==> flow/design.v <==
module ALU (
    input         clk,         
    input         rst,         
    input         i_vld,       
    input  [31:0] i_a,         
    input  [31:0] i_b,         
    input         opcode,      
    output reg [31:0] o_res,   
    output reg    o_res_vld,   
    output reg    overflow     
);
reg         i_vld_stage1;
reg [31:0]  i_a_stage1, i_b_stage1;
reg         opcode_stage1;
always @(posedge clk or posedge rst) begin
    if (rst) begin
        i_vld_stage1  <= 1'b0;
        i_a_stage1    <= 32'b0;
        i_b_stage1    <= 32'b0;
        opcode_stage1 <= 1'b0;
    end else begin
        i_vld_stage1  <= i_vld;
        i_a_stage1    <= i_a;
        i_b_stage1    <= i_b;
        opcode_stage1 <= opcode;
    end
end
reg         opcode_stage2, opcode_stage3, opcode_stage4;
always @(posedge clk or posedge rst) begin
    if (rst) begin
        opcode_stage2 <= 1'b0;
        opcode_stage3 <= 1'b0;
        opcode_stage4 <= 1'b0;
    end else begin
        opcode_stage2 <= opcode_stage1;
        opcode_stage3 <= opcode_stage2;
        opcode_stage4 <= opcode_stage3;
    end
end
wire [31:0] add_res, mul_res;
wire        add_vld, mul_vld;
wire        add_ovf,  mul_ovf;
adder_32bit adder_inst (
    .clk        (clk),
    .rst        (rst),
    .i_vld      (i_vld_stage1),
    .i_a        (i_a_stage1),
    .i_b        (i_b_stage1),
    .o_res      (add_res),
    .o_res_vld  (add_vld),
    .overflow   (add_ovf)
);
multiplier_32bit multiplier_inst (
    .clk        (clk),
    .rst        (rst),
    .i_vld      (i_vld_stage1),
    .i_a        (i_a_stage1),
    .i_b        (i_b_stage1),
    .o_res      (mul_res),
    .o_res_vld  (mul_vld),
    .overflow   (mul_ovf)
);
always @(posedge clk or posedge rst) begin
    if (rst) begin
        o_res     <= 32'b0;
        o_res_vld <= 1'b0;
        overflow  <= 1'b0;
    end else begin
        case (opcode_stage4)
            1'b0: begin   
                o_res     <= add_res;
                o_res_vld <= add_vld;
                overflow  <= add_ovf;
            end
            1'b1: begin   
                o_res     <= mul_res;
                o_res_vld <= mul_vld;
                overflow  <= mul_ovf;
            end
            default: begin
                o_res     <= 32'b0;
                o_res_vld <= 1'b0;
                overflow  <= 1'b0;
            end
        endcase
    end
end
endmodule
module adder_32bit (
    input         clk,
    input         rst,
    input  [31:0] i_a,
    input  [31:0] i_b,
    input         i_vld,
    output reg [31:0] o_res,
    output reg    o_res_vld,
    output reg    overflow
);
wire        sign_a, sign_b;
wire [7:0]  exp_a, exp_b;
wire [23:0] man_a, man_b;   
assign sign_a = i_a[31];
assign sign_b = i_b[31];
assign exp_a  = i_a[30:23];
assign exp_b  = i_b[30:23];
assign man_a = (exp_a == 8'b0) ? {1'b0, i_a[22:0]} : {1'b1, i_a[22:0]};
assign man_b = (exp_b == 8'b0) ? {1'b0, i_b[22:0]} : {1'b1, i_b[22:0]};
wire is_nan_a  = (exp_a == 8'hFF) && (|i_a[22:0]);
wire is_nan_b  = (exp_b == 8'hFF) && (|i_b[22:0]);
wire is_inf_a  = (exp_a == 8'hFF) && (i_a[22:0] == 23'b0);
wire is_inf_b  = (exp_b == 8'hFF) && (i_b[22:0] == 23'b0);
wire is_zero_a = (i_a[30:0] == 31'b0);
wire is_zero_b = (i_b[30:0] == 31'b0);
reg         i_vld_r;
reg         sign_a_r, sign_b_r;
reg  [7:0]  exp_a_r, exp_b_r;
reg  [23:0] man_a_r, man_b_r;
reg         is_nan_a_r, is_nan_b_r;
reg         is_inf_a_r, is_inf_b_r;
reg         is_zero_a_r, is_zero_b_r;
always @(posedge clk or posedge rst) begin
    if (rst) begin
        i_vld_r     <= 1'b0;
        sign_a_r    <= 1'b0; sign_b_r    <= 1'b0;
        exp_a_r     <= 8'b0; exp_b_r     <= 8'b0;
        man_a_r     <= 24'b0; man_b_r    <= 24'b0;
        is_nan_a_r  <= 1'b0; is_nan_b_r  <= 1'b0;
        is_inf_a_r  <= 1'b0; is_inf_b_r  <= 1'b0;
        is_zero_a_r <= 1'b0; is_zero_b_r <= 1'b0;
    end else begin
        i_vld_r     <= i_vld;
        sign_a_r    <= sign_a;    sign_b_r    <= sign_b;
        exp_a_r     <= exp_a;     exp_b_r     <= exp_b;
        man_a_r     <= man_a;     man_b_r     <= man_b;
        is_nan_a_r  <= is_nan_a;  is_nan_b_r  <= is_nan_b;
        is_inf_a_r  <= is_inf_a;  is_inf_b_r  <= is_inf_b;
        is_zero_a_r <= is_zero_a; is_zero_b_r <= is_zero_b;
    end
end
wire [7:0]  exp_diff;
wire [7:0]  shift_amt;
wire [23:0] man_a_aligned, man_b_aligned;
assign exp_diff = (exp_a_r > exp_b_r) ? (exp_a_r - exp_b_r) : (exp_b_r - exp_a_r);
assign shift_amt = (exp_diff > 8'd23) ? 8'd23 : exp_diff;   
assign man_a_aligned = (exp_a_r > exp_b_r) ? man_a_r : (man_a_r >> shift_amt);
assign man_b_aligned = (exp_a_r > exp_b_r) ? (man_b_r >> shift_amt) : man_b_r;
wire [7:0]  exp_larger = (exp_a_r > exp_b_r) ? exp_a_r : exp_b_r;
wire        op_add_sub;   
wire [24:0] sum_raw;      
wire        sign_sum;
assign op_add_sub = sign_a_r ^ sign_b_r;   
assign sum_raw = (sign_a_r == sign_b_r) ? 
                 {1'b0, man_a_aligned} + {1'b0, man_b_aligned} :   
                 (man_a_aligned >= man_b_aligned) ? 
                 {1'b0, man_a_aligned - man_b_aligned} :           
                 {1'b0, man_b_aligned - man_a_aligned};            
assign sign_sum = (sign_a_r == sign_b_r) ? sign_a_r :            
                  (man_a_aligned >= man_b_aligned) ? sign_a_r :  
                  sign_b_r;                                      
wire        add_nan = is_nan_a_r || is_nan_b_r ||
                      ((is_inf_a_r && is_inf_b_r) && (sign_a_r != sign_b_r));
reg         i_vld_r2;
reg [24:0]  sum_raw_r;
reg         sign_sum_r;
reg [7:0]   exp_larger_r;
reg         is_nan_r, is_inf_r, is_zero_r;
always @(posedge clk or posedge rst) begin
    if (rst) begin
        i_vld_r2    <= 1'b0;
        sum_raw_r   <= 25'b0;
        sign_sum_r  <= 1'b0;
        exp_larger_r <= 8'b0;
        is_nan_r    <= 1'b0;
        is_inf_r    <= 1'b0;
        is_zero_r   <= 1'b0;
    end else begin
        i_vld_r2    <= i_vld_r;
        sum_raw_r   <= sum_raw;
        sign_sum_r  <= sign_sum;
        exp_larger_r <= exp_larger;
        is_nan_r    <= add_nan;
        is_inf_r    <= (is_inf_a_r || is_inf_b_r) && !add_nan;
        is_zero_r   <= is_zero_a_r && is_zero_b_r;
    end
end
reg  [23:0] man_norm;
reg  [7:0]  exp_norm;
reg         overflow_norm;
always @(*) begin
    man_norm    = sum_raw_r[23:0];
    exp_norm    = exp_larger_r;
    overflow_norm = 1'b0;
    if (sum_raw_r[24:0] == 25'b0) begin
        man_norm = 24'b0;
        exp_norm = 8'b0;
    end
    else if (~sum_raw_r[24] && ~sum_raw_r[23]) begin   
        if (sum_raw_r[22]) begin
            man_norm = sum_raw_r[23:0] << 1;
            exp_norm = exp_larger_r - 1;
        end else if (sum_raw_r[21]) begin
            man_norm = sum_raw_r[23:0] << 2;
            exp_norm = exp_larger_r - 2;
        end else if (sum_raw_r[20]) begin
            man_norm = sum_raw_r[23:0] << 3;
            exp_norm = exp_larger_r - 3;
        end else if (sum_raw_r[19]) begin
            man_norm = sum_raw_r[23:0] << 4;
            exp_norm = exp_larger_r - 4;
        end else if (sum_raw_r[18]) begin
            man_norm = sum_raw_r[23:0] << 5;
            exp_norm = exp_larger_r - 5;
        end else if (sum_raw_r[17]) begin
            man_norm = sum_raw_r[23:0] << 6;
            exp_norm = exp_larger_r - 6;
        end else begin
            man_norm = sum_raw_r[23:0] << 7;
            exp_norm = exp_larger_r - 7;
        end
    end
    else if (sum_raw_r[24]) begin
        man_norm = sum_raw_r[24:1];
        exp_norm = exp_larger_r + 1;
        overflow_norm = (exp_norm == 8'hFF);   
    end
    if (exp_norm == 8'hFF) overflow_norm = 1'b1;
end
always @(posedge clk or posedge rst) begin
    if (rst) begin
        o_res     <= 32'b0;
        o_res_vld <= 1'b0;
        overflow  <= 1'b0;
    end else if (i_vld_r2) begin
        if (is_nan_r) begin
            o_res <= 32'h7FC0_0000;   
            overflow <= 1'b1;
        end
        else if (is_inf_r) begin
            o_res <= {sign_sum_r, 8'hFF, 23'b0};   
            overflow <= 1'b1;
        end
        else if (is_zero_r) begin
            o_res <= {sign_sum_r, 31'b0};   
            overflow <= 1'b0;
        end
        else if (overflow_norm) begin
            o_res <= {sign_sum_r, 8'hFF, 23'b0};   
            overflow <= 1'b1;
        end
        else begin
            o_res <= {sign_sum_r, exp_norm, man_norm[22:0]};
            overflow <= 1'b0;
        end
        o_res_vld <= 1'b1;
    end else begin
        o_res_vld <= 1'b0;
        o_res     <= 32'b0;
        overflow  <= 1'b0;
    end
end
endmodule
module multiplier_32bit (
    input         clk,
    input         rst,
    input  [31:0] i_a,
    input  [31:0] i_b,
    input         i_vld,
    output reg [31:0] o_res,
    output reg    o_res_vld,
    output reg    overflow
);
wire        sign_a, sign_b;
wire [7:0]  exp_a, exp_b;
wire [23:0] man_a, man_b;
assign sign_a = i_a[31];
assign sign_b = i_b[31];
assign exp_a  = i_a[30:23];
assign exp_b  = i_b[30:23];
assign man_a  = (exp_a == 8'b0) ? {1'b0, i_a[22:0]} : {1'b1, i_a[22:0]};
assign man_b  = (exp_b == 8'b0) ? {1'b0, i_b[22:0]} : {1'b1, i_b[22:0]};
wire is_nan_a  = (exp_a == 8'hFF) && (|i_a[22:0]);
wire is_nan_b  = (exp_b == 8'hFF) && (|i_b[22:0]);
wire is_inf_a  = (exp_a == 8'hFF) && (i_a[22:0] == 23'b0);
wire is_inf_b  = (exp_b == 8'hFF) && (i_b[22:0] == 23'b0);
wire is_zero_a = (i_a[30:0] == 31'b0);
wire is_zero_b = (i_b[30:0] == 31'b0);
reg         i_vld_r;
reg         sign_a_r, sign_b_r;
reg  [7:0]  exp_a_r, exp_b_r;
reg  [23:0] man_a_r, man_b_r;
reg         is_nan_a_r, is_nan_b_r;
reg         is_inf_a_r, is_inf_b_r;
reg         is_zero_a_r, is_zero_b_r;
always @(posedge clk or posedge rst) begin
    if (rst) begin
        i_vld_r     <= 1'b0;
        sign_a_r    <= 1'b0; sign_b_r    <= 1'b0;
        exp_a_r     <= 8'b0; exp_b_r     <= 8'b0;
        man_a_r     <= 24'b0; man_b_r    <= 24'b0;
        is_nan_a_r  <= 1'b0; is_nan_b_r  <= 1'b0;
        is_inf_a_r  <= 1'b0; is_inf_b_r  <= 1'b0;
        is_zero_a_r <= 1'b0; is_zero_b_r <= 1'b0;
    end else begin
        i_vld_r     <= i_vld;
        sign_a_r    <= sign_a;    sign_b_r    <= sign_b;
        exp_a_r     <= exp_a;     exp_b_r     <= exp_b;
        man_a_r     <= man_a;     man_b_r     <= man_b;
        is_nan_a_r  <= is_nan_a;  is_nan_b_r  <= is_nan_b;
        is_inf_a_r  <= is_inf_a;  is_inf_b_r  <= is_inf_b;
        is_zero_a_r <= is_zero_a; is_zero_b_r <= is_zero_b;
    end
end
wire [47:0] product_raw;   
wire        sign_res;
wire [7:0]  exp_raw;
wire [7:0]  exp_calc;
wire        overflow_calc;
wire [23:0] man_rounded;
wire [22:0] man_final;
assign sign_res = sign_a_r ^ sign_b_r;   
assign product_raw = man_a_r * man_b_r;  
assign exp_raw = exp_a_r + exp_b_r - 8'd127;
wire product_msb = product_raw[47];   
wire [47:0] product_shifted = product_msb ? product_raw >> 1 : product_raw;
assign exp_calc = product_msb ? exp_raw + 1 : exp_raw;
wire guard_bit    = product_shifted[23];
wire sticky_bit   = |product_shifted[22:0];
wire round_up     = guard_bit && (sticky_bit || product_shifted[24]);
assign man_rounded = product_shifted[47:24] + round_up;
wire carry_round = man_rounded[23];   
assign man_final = carry_round ? man_rounded[23:1] : man_rounded[22:0];
wire [7:0] exp_final = carry_round ? exp_calc + 1 : exp_calc;
assign overflow_calc = (exp_final == 8'hFF) || (exp_raw > 8'd254);
wire        mul_nan = is_nan_a_r || is_nan_b_r ||
                      ((is_inf_a_r && is_zero_b_r) || (is_zero_a_r && is_inf_b_r));
reg         i_vld_r2;
reg         sign_res_r;
reg [7:0]   exp_final_r;
reg [22:0]  man_final_r;
reg         overflow_calc_r;
reg         is_nan_r, is_inf_r, is_zero_r;
always @(posedge clk or posedge rst) begin
    if (rst) begin
        i_vld_r2        <= 1'b0;
        sign_res_r      <= 1'b0;
        exp_final_r     <= 8'b0;
        man_final_r     <= 23'b0;
        overflow_calc_r <= 1'b0;
        is_nan_r        <= 1'b0;
        is_inf_r        <= 1'b0;
        is_zero_r       <= 1'b0;
    end else begin
        i_vld_r2        <= i_vld_r;
        sign_res_r      <= sign_res;
        exp_final_r     <= exp_final;
        man_final_r     <= man_final;
        overflow_calc_r <= overflow_calc;
        is_nan_r        <= mul_nan;
        is_inf_r        <= (is_inf_a_r || is_inf_b_r) && !mul_nan;
        is_zero_r       <= is_zero_a_r || is_zero_b_r;
    end
end
always @(posedge clk or posedge rst) begin
    if (rst) begin
        o_res     <= 32'b0;
        o_res_vld <= 1'b0;
        overflow  <= 1'b0;
    end else if (i_vld_r2) begin
        if (is_nan_r) begin
            o_res <= 32'h7FC0_0000;   
            overflow <= 1'b1;
        end
        else if (is_inf_r) begin
            o_res <= {sign_res_r, 8'hFF, 23'b0};   
            overflow <= 1'b1;
        end
        else if (is_zero_r) begin
            o_res <= {sign_res_r, 31'b0};   
            overflow <= 1'b0;
        end
        else if (overflow_calc_r) begin
            o_res <= {sign_res_r, 8'hFF, 23'b0};   
            overflow <= 1'b1;
        end
        else begin
            o_res <= {sign_res_r, exp_final_r, man_final_r};
            overflow <= 1'b0;
        end
        o_res_vld <= 1'b1;
    end else begin
        o_res_vld <= 1'b0;
        o_res     <= 32'b0;
        overflow  <= 1'b0;
    end
end
endmodule
# Step by step through the tools: ALU
# Tool output for the design above, in the order of the flow.
# Lines are those of the file above, counted from 1.
# Operators: Yosys type, input widths -> output width; for muxes data width and select width s.
inputs:
  top_module: "ALU"
  clock: "clk"
  lib: "sky130hd"
  pvt_corner: "tt_025C_1v80"

# Word-level counts
# Yosys after proc, flatten, opt, wreduce and memory -nomap, before mapping. Enables and synchronous resets that opt folds into registers are not counted as muxes. Memory bits, and registers merged into a memory's read port (data or address), are not among the register bits. Print and check cells are not counted. Equal cells are merged and count once.
word_totals:
  ff_bits: 317
  inputBits: 68
  elab_cells: 171
classes:
  n_addsub: 18
  mul: 1
  cmp: 4
  n_eq: 7
  n_shift: 2
  n_mux: 60
  logic: 4
  reduce_and_logical: 33
ops:
  columns: ["cell", "n"]
  rows:
  - ["$mul 24x24->48", 1]
  - ["$mux 23", 10]
  - ["$mux 31", 6]
  - ["$mux 32", 4]
  - ["$mux 24", 5]
  - ["$mux 8", 14]
  - ["$reduce_or 23->1", 3]
  - ["$pmux 32 s2", 1]
  - ["$logic_not 31->1", 2]
  - ["$sub 24x24->24", 2]
  - ["$shr 24x8->24", 2]
  - ["$mux 47", 1]
  - ["$logic_not 23->1", 2]
  - ["$eq 8x8->1 const B", 5]
  - ["$sub 8x3->8 const B", 4]
  - ["$add 24x24->25", 1]
  - ["$logic_not 25->1", 1]
  - ["$mux 25", 1]
  - ["$add 24x1->24", 1]
  - ["$ge 24x24->1", 1]
  - ["$add 8x1->8 const B", 3]
  - ["$mux 1", 17]
  - ["$sub 8x2->8 const B", 2]
  - ["$sub 8x8->8", 2]
  - ["$logic_not 8->1", 2]
  - ["$logic_and 1x1->1", 13]
  - ["$logic_or 1x1->1", 8]
  - ["$sub 8x1->8 const B", 1]
# Not listed: further kinds 11, cells in them 14.

# Longest topological paths
# Longest topological path by Yosys (ltp), each cell counted once; first at word level (registers and memories cut), then after technology mapping (sequential cells cut; the memories' decode and read muxes count).
logic_depth:
  depth_word: 16
  abc_area: 0
  depth_mapped: 38
  depth_no_buf: 33

# Netlist
# Source: synth_stat.txt of the flow (Yosys; design flattened, memories mapped). It holds for the ABC_AREA given above (unset counts as 0); a run with the other value may have another netlist.
# The area totals of this step are shown rounded.
types:
  columns: ["type", "n", "type_area_um2"]
  rows:
  - ["sky130_fd_sc_hd__fa_1", 488, 9769.37]
  - ["sky130_fd_sc_hd__dfrtp_1", 317, 7.93E+03]
  - ["sky130_fd_sc_hd__ha_1", 289, 3.62E+03]
  - ["sky130_fd_sc_hd__inv_1", 659, 2.47E+03]
  - ["sky130_fd_sc_hd__and2_1", 318, 1.99E+03]
  - ["sky130_fd_sc_hd__nand2_1", 528, 1.98E+03]
  - ["sky130_fd_sc_hd__a21oi_1", 209, 1.05E+03]
  - ["sky130_fd_sc_hd__o21ai_0", 177, 885.85]
  - ["sky130_fd_sc_hd__clkbuf_1", 235, 882.096]
  - ["sky130_fd_sc_hd__nor2_1", 217, 814.531]
  - ["sky130_fd_sc_hd__mux2i_1", 74, 740.71]
  - ["sky130_fd_sc_hd__xnor2_1", 83, 726.947]
  - ["sky130_fd_sc_hd__mux2_2", 53, 596.822]
  - ["sky130_fd_sc_hd__a211oi_1", 75, 563.04]
  - ["sky130_fd_sc_hd__a21o_1", 49, 367.853]
  - ["sky130_fd_sc_hd__a22oi_1", 41, 307.795]
  - ["sky130_fd_sc_hd__o211ai_1", 36, 270.259]
  - ["sky130_fd_sc_hd__xor2_1", 29, 253.994]
# Other cell types: 89; their cells: 592.
synth_totals:
  cells: 4469
  synth_area_mm2: 0.04
  ff_cells: 317
  n_buf: 275
# By module: a second synthesis without flattening, with its own total; a netlist apart from the flattened one above.
unflattened:
  hier_cells: 4636
  hier_area_mm2: 0.042
# Each row is one instance without its submodules.
modules:
  columns: ["mod", "instances", "n_cells", "area_mm2", "mod_seq_area_mm2"]
  rows:
  - ["multiplier_32bit", 1, 2795, 0.026, 0.0036]
  - ["adder_32bit", 1, 1699, 0.013, 0.0036]
  - ["ALU", 1, 142, 0.0031, 0.0026]

# Timing after synthesis
# Path of least setup slack by OpenSTA after synthesis, without wires, with an ideal clock, recovery checks aside; 20% of the period is set as input and as output delay. Where synthesis merged equal registers, the netlist keeps one of their names.
synth_timing:
  path_type: "flip-flop to flip-flop"
  startpoint: "reg (no name shown)"
  endpoint: "reg multiplier_inst.man_final_r[17]"
  period_ns: 9.0
  setup_time_ns: 0.138
  launch_ns: 0.000
  arrival_time_ns: 8.804
  t_required_ns: 8.862
  slack_ns: 0.058
  path_delay_ns: 8.942
  stages: 37
  n_path_buf: 6
  period_less_setup_slack_ns: 8.942
# "path_delay_ns" is the arrival time less input delay plus setup time.
# "stages": output pins that drive a net of the path, with the launching flip-flop's if there is one; two outputs of one cell count as two.
# "period_less_setup_slack_ns" = period - worst setup slack (recovery checks aside). The figure is calculated, with input and output delays left at 20% of the set period.
# The rows between start and end are the longest chain of elaborated cells between them; the timing report does not say that the signal goes this way. Where chains are equally long, one stands for them.
# A line is the first line of the expression or statement that the cell stems from. Yosys adds cells for indexed reads and writes and turns some case tables into memories.
synth_between:
  path_cell_list: "sky130_fd_sc_hd__dfrtp_1 sky130_fd_sc_hd__clkbuf_1 sky130_fd_sc_hd__clkbuf_1 sky130_fd_sc_hd__nand2_1 sky130_fd_sc_hd__fa_1 sky130_fd_sc_hd__inv_1 sky130_fd_sc_hd__fa_1 sky130_fd_sc_hd__inv_1 sky130_fd_sc_hd__fa_1 sky130_fd_sc_hd__fa_1 sky130_fd_sc_hd__inv_1 sky130_fd_sc_hd__fa_1 sky130_fd_sc_hd__fa_1 sky130_fd_sc_hd__inv_1 sky130_fd_sc_hd__fa_1 sky130_fd_sc_hd__inv_1 sky130_fd_sc_hd__ha_1 sky130_fd_sc_hd__buf_2 sky130_fd_sc_hd__and3_1 sky130_fd_sc_hd__and2_1 sky130_fd_sc_hd__and3_1 sky130_fd_sc_hd__o2111a_1 sky130_fd_sc_hd__nor4_4 sky130_fd_sc_hd__nor3_1 sky130_fd_sc_hd__o21ai_2 sky130_fd_sc_hd__clkbuf_1 sky130_fd_sc_hd__clkbuf_1 sky130_fd_sc_hd__buf_1 sky130_fd_sc_hd__nor2_1 sky130_fd_sc_hd__a21oi_1 sky130_fd_sc_hd__ha_1 sky130_fd_sc_hd__o2111a_1 sky130_fd_sc_hd__o2111ai_1 sky130_fd_sc_hd__nor4b_1 sky130_fd_sc_hd__o32ai_1 sky130_fd_sc_hd__nand2_1 sky130_fd_sc_hd__o211ai_1"
  elab_chain_cells: 7
  cone_cells: 7
  cone_lines: 6
  cone_classes: "1 x add/sub; 1 x mul; 2 x mux; 3 x reduce/logical"
synth_lines:
  columns: ["element", "line", "rtl"]
  rows:
  - ["$mul 24x24->48", 321, null]
  - ["$mux 47", 324, null]
  - ["$reduce_or 23->1", 327, null]
  - ["$logic_or 1x1->1", 328, null]
  - ["$logic_and 1x1->1", 328, null]
  - ["$add 24x1->24", 329, null]
  - ["$mux 23", 331, "assign man_final = carry_round ? man_rounded[23:1] : man_rounded[22:0];"]
  - ["end, assigned", 347, "man_final_r     <= 23'b0;"]
  - ["end, assigned", 356, "man_final_r     <= man_final;"]
  - ["end, declared", 339, "reg [22:0]  man_final_r;"]

# Worst path after layout
# From the final timing report of flow run A: the path of least setup slack in the routed layout; clock arrival at registers is part of the times.
layout_timing:
  path_type: "flip-flop to flip-flop"
  startpoint: "reg (no name shown)"
  endpoint: "reg multiplier_inst.overflow_calc_r"
  period_ns: 15.6
  setup_time_ns: 0.09
  launch_ns: 0.62
  arrival_time_ns: 10.83
  t_required_ns: 16.15
  slack_ns: 5.32
  stages: 27
  n_path_buf: 1
# The rows between start and end are the longest chain of elaborated cells between them; the timing report does not say that the signal goes this way. Where chains are equally long, one stands for them.
layout_between:
  path_cell_list: "sky130_fd_sc_hd__dfrtp_1 sky130_fd_sc_hd__buf_4 sky130_fd_sc_hd__nand2_1 sky130_fd_sc_hd__fa_1 sky130_fd_sc_hd__inv_1 sky130_fd_sc_hd__fa_1 sky130_fd_sc_hd__fa_1 sky130_fd_sc_hd__fa_1 sky130_fd_sc_hd__fa_1 sky130_fd_sc_hd__fa_1 sky130_fd_sc_hd__inv_1 sky130_fd_sc_hd__fa_1 sky130_fd_sc_hd__inv_1 sky130_fd_sc_hd__ha_1 sky130_fd_sc_hd__nand2_1 sky130_fd_sc_hd__nor4_2 sky130_fd_sc_hd__and3_1 sky130_fd_sc_hd__o2111a_1 sky130_fd_sc_hd__nor4_4 sky130_fd_sc_hd__o21ai_2 sky130_fd_sc_hd__and3_4 sky130_fd_sc_hd__mux2i_1 sky130_fd_sc_hd__or4b_1 sky130_fd_sc_hd__nor2_2 sky130_fd_sc_hd__mux2i_1 sky130_fd_sc_hd__nand4b_1 sky130_fd_sc_hd__o41ai_2"
  elab_chain_cells: 9
  cone_cells: 11
  cone_lines: 8
  cone_classes: "2 x add/sub; 1 x mul; 1 x eq/ne; 3 x mux; 4 x reduce/logical"
layout_lines:
  columns: ["element", "line", "rtl"]
  rows:
  - ["$mul 24x24->48", 321, null]
  - ["$mux 47", 324, null]
  - ["$reduce_or 23->1", 327, null]
  - ["$logic_or 1x1->1", 328, null]
  - ["$logic_and 1x1->1", 328, null]
  - ["$add 24x1->24", 329, null]
  - ["$mux 8", 332, "wire [7:0] exp_final = carry_round ? exp_calc + 1 : exp_calc;"]
  - ["$eq 8x8->1", 333, "assign overflow_calc = (exp_final == 8'hFF) || (exp_raw > 8'd254);"]
  - ["$logic_or 1x1->1", 333, null]
  - ["end, assigned", 348, "overflow_calc_r <= 1'b0;"]
  - ["end, assigned", 357, "overflow_calc_r <= overflow_calc;"]
  - ["end, declared", 340, "reg         overflow_calc_r;"]

# Settings and measured results of 3 stored flow runs for module ALU (sky130hd), not sorted in any way. The constraints put input and output delay at 20% of the set period each and load the outputs with 0.01 pF.
# "achievedPeriod_ns" means the clock period less the worst setup slack. The figure is calculated, with input and output delays left at 20% of the set period.
# The measured numbers are rounded.
runs:
  - name: "flow run A"
    settings:
      CAP_MARGIN: 0
      CELL_PAD_IN_SITES_DETAIL_PLACEMENT: 2
      CORE_ASPECT_RATIO: 1.1
      CORE_UTILIZATION: 25
      CTS_CLUSTER_DIAMETER: 76
      CTS_CLUSTER_SIZE: 61
      GPL_ROUTABILITY_DRIVEN: 1
      GPL_TIMING_DRIVEN: 1
      HOLD_SLACK_MARGIN: -0.06
      MIN_ROUTING_LAYER: "met2"
      PLACE_DENSITY_LB_ADDON: 0.26
      SETUP_SLACK_MARGIN: 0.56
      period_ns: 15.6
      CORE_MARGIN: 2
      SLEW_MARGIN: 20
    results:
      final_setup_ws_ns: 5.3
      die_footprint_mm2: 0.16
      tns_ns: 0.000
      worst_hold_slack_ns: 0.36
      finalUtil_frac: 0.28
      achievedPeriod_ns: 10.281
      post_synth_area_mm2: 0.04
  - name: "flow run B"
    settings:
      ABC_AREA: 1
      CELL_PAD_IN_SITES_GLOBAL_PLACEMENT: 1
      CORE_ASPECT_RATIO: 1.8
      CTS_CLUSTER_DIAMETER: 272
      GPL_ROUTABILITY_DRIVEN: 0
      HOLD_SLACK_MARGIN: 0.24
      PLACE_DENSITY_LB_ADDON: 0.17
      SETUP_SLACK_MARGIN: 0.96
      period_ns: 9.0
      CAP_MARGIN: 20
      CORE_MARGIN: 2
      CORE_UTILIZATION: 40
      SLEW_MARGIN: 20
    results:
      finalUtil_frac: 0.45
      die_footprint_mm2: 0.11
      worst_hold_slack_ns: 0.35
      achievedPeriod_ns: 7.734
      post_synth_area_mm2: 0.042
      tns_ns: 0.000
      final_setup_ws_ns: 1.3
  - name: "flow run C"
    settings:
      ABC_AREA: 1
      CELL_PAD_IN_SITES_GLOBAL_PLACEMENT: 1
      CORE_ASPECT_RATIO: 1.09
      CORE_UTILIZATION: 37
      CTS_CLUSTER_DIAMETER: 39
      GPL_ROUTABILITY_DRIVEN: 1
      GPL_TIMING_DRIVEN: 0
      HOLD_SLACK_MARGIN: 0.24
      MAX_ROUTING_LAYER: "met4"
      PLACE_DENSITY_LB_ADDON: 0.17
      SETUP_SLACK_MARGIN: 0.96
      SLEW_MARGIN: 15
      period_ns: 9.0
      CAP_MARGIN: 20
      CORE_MARGIN: 2
    results:
      final_setup_ws_ns: 1.2
      worst_hold_slack_ns: 0.35
      finalUtil_frac: 0.44
      die_footprint_mm2: 0.12
      tns_ns: 0.000
      post_synth_area_mm2: 0.042
      achievedPeriod_ns: 7.814
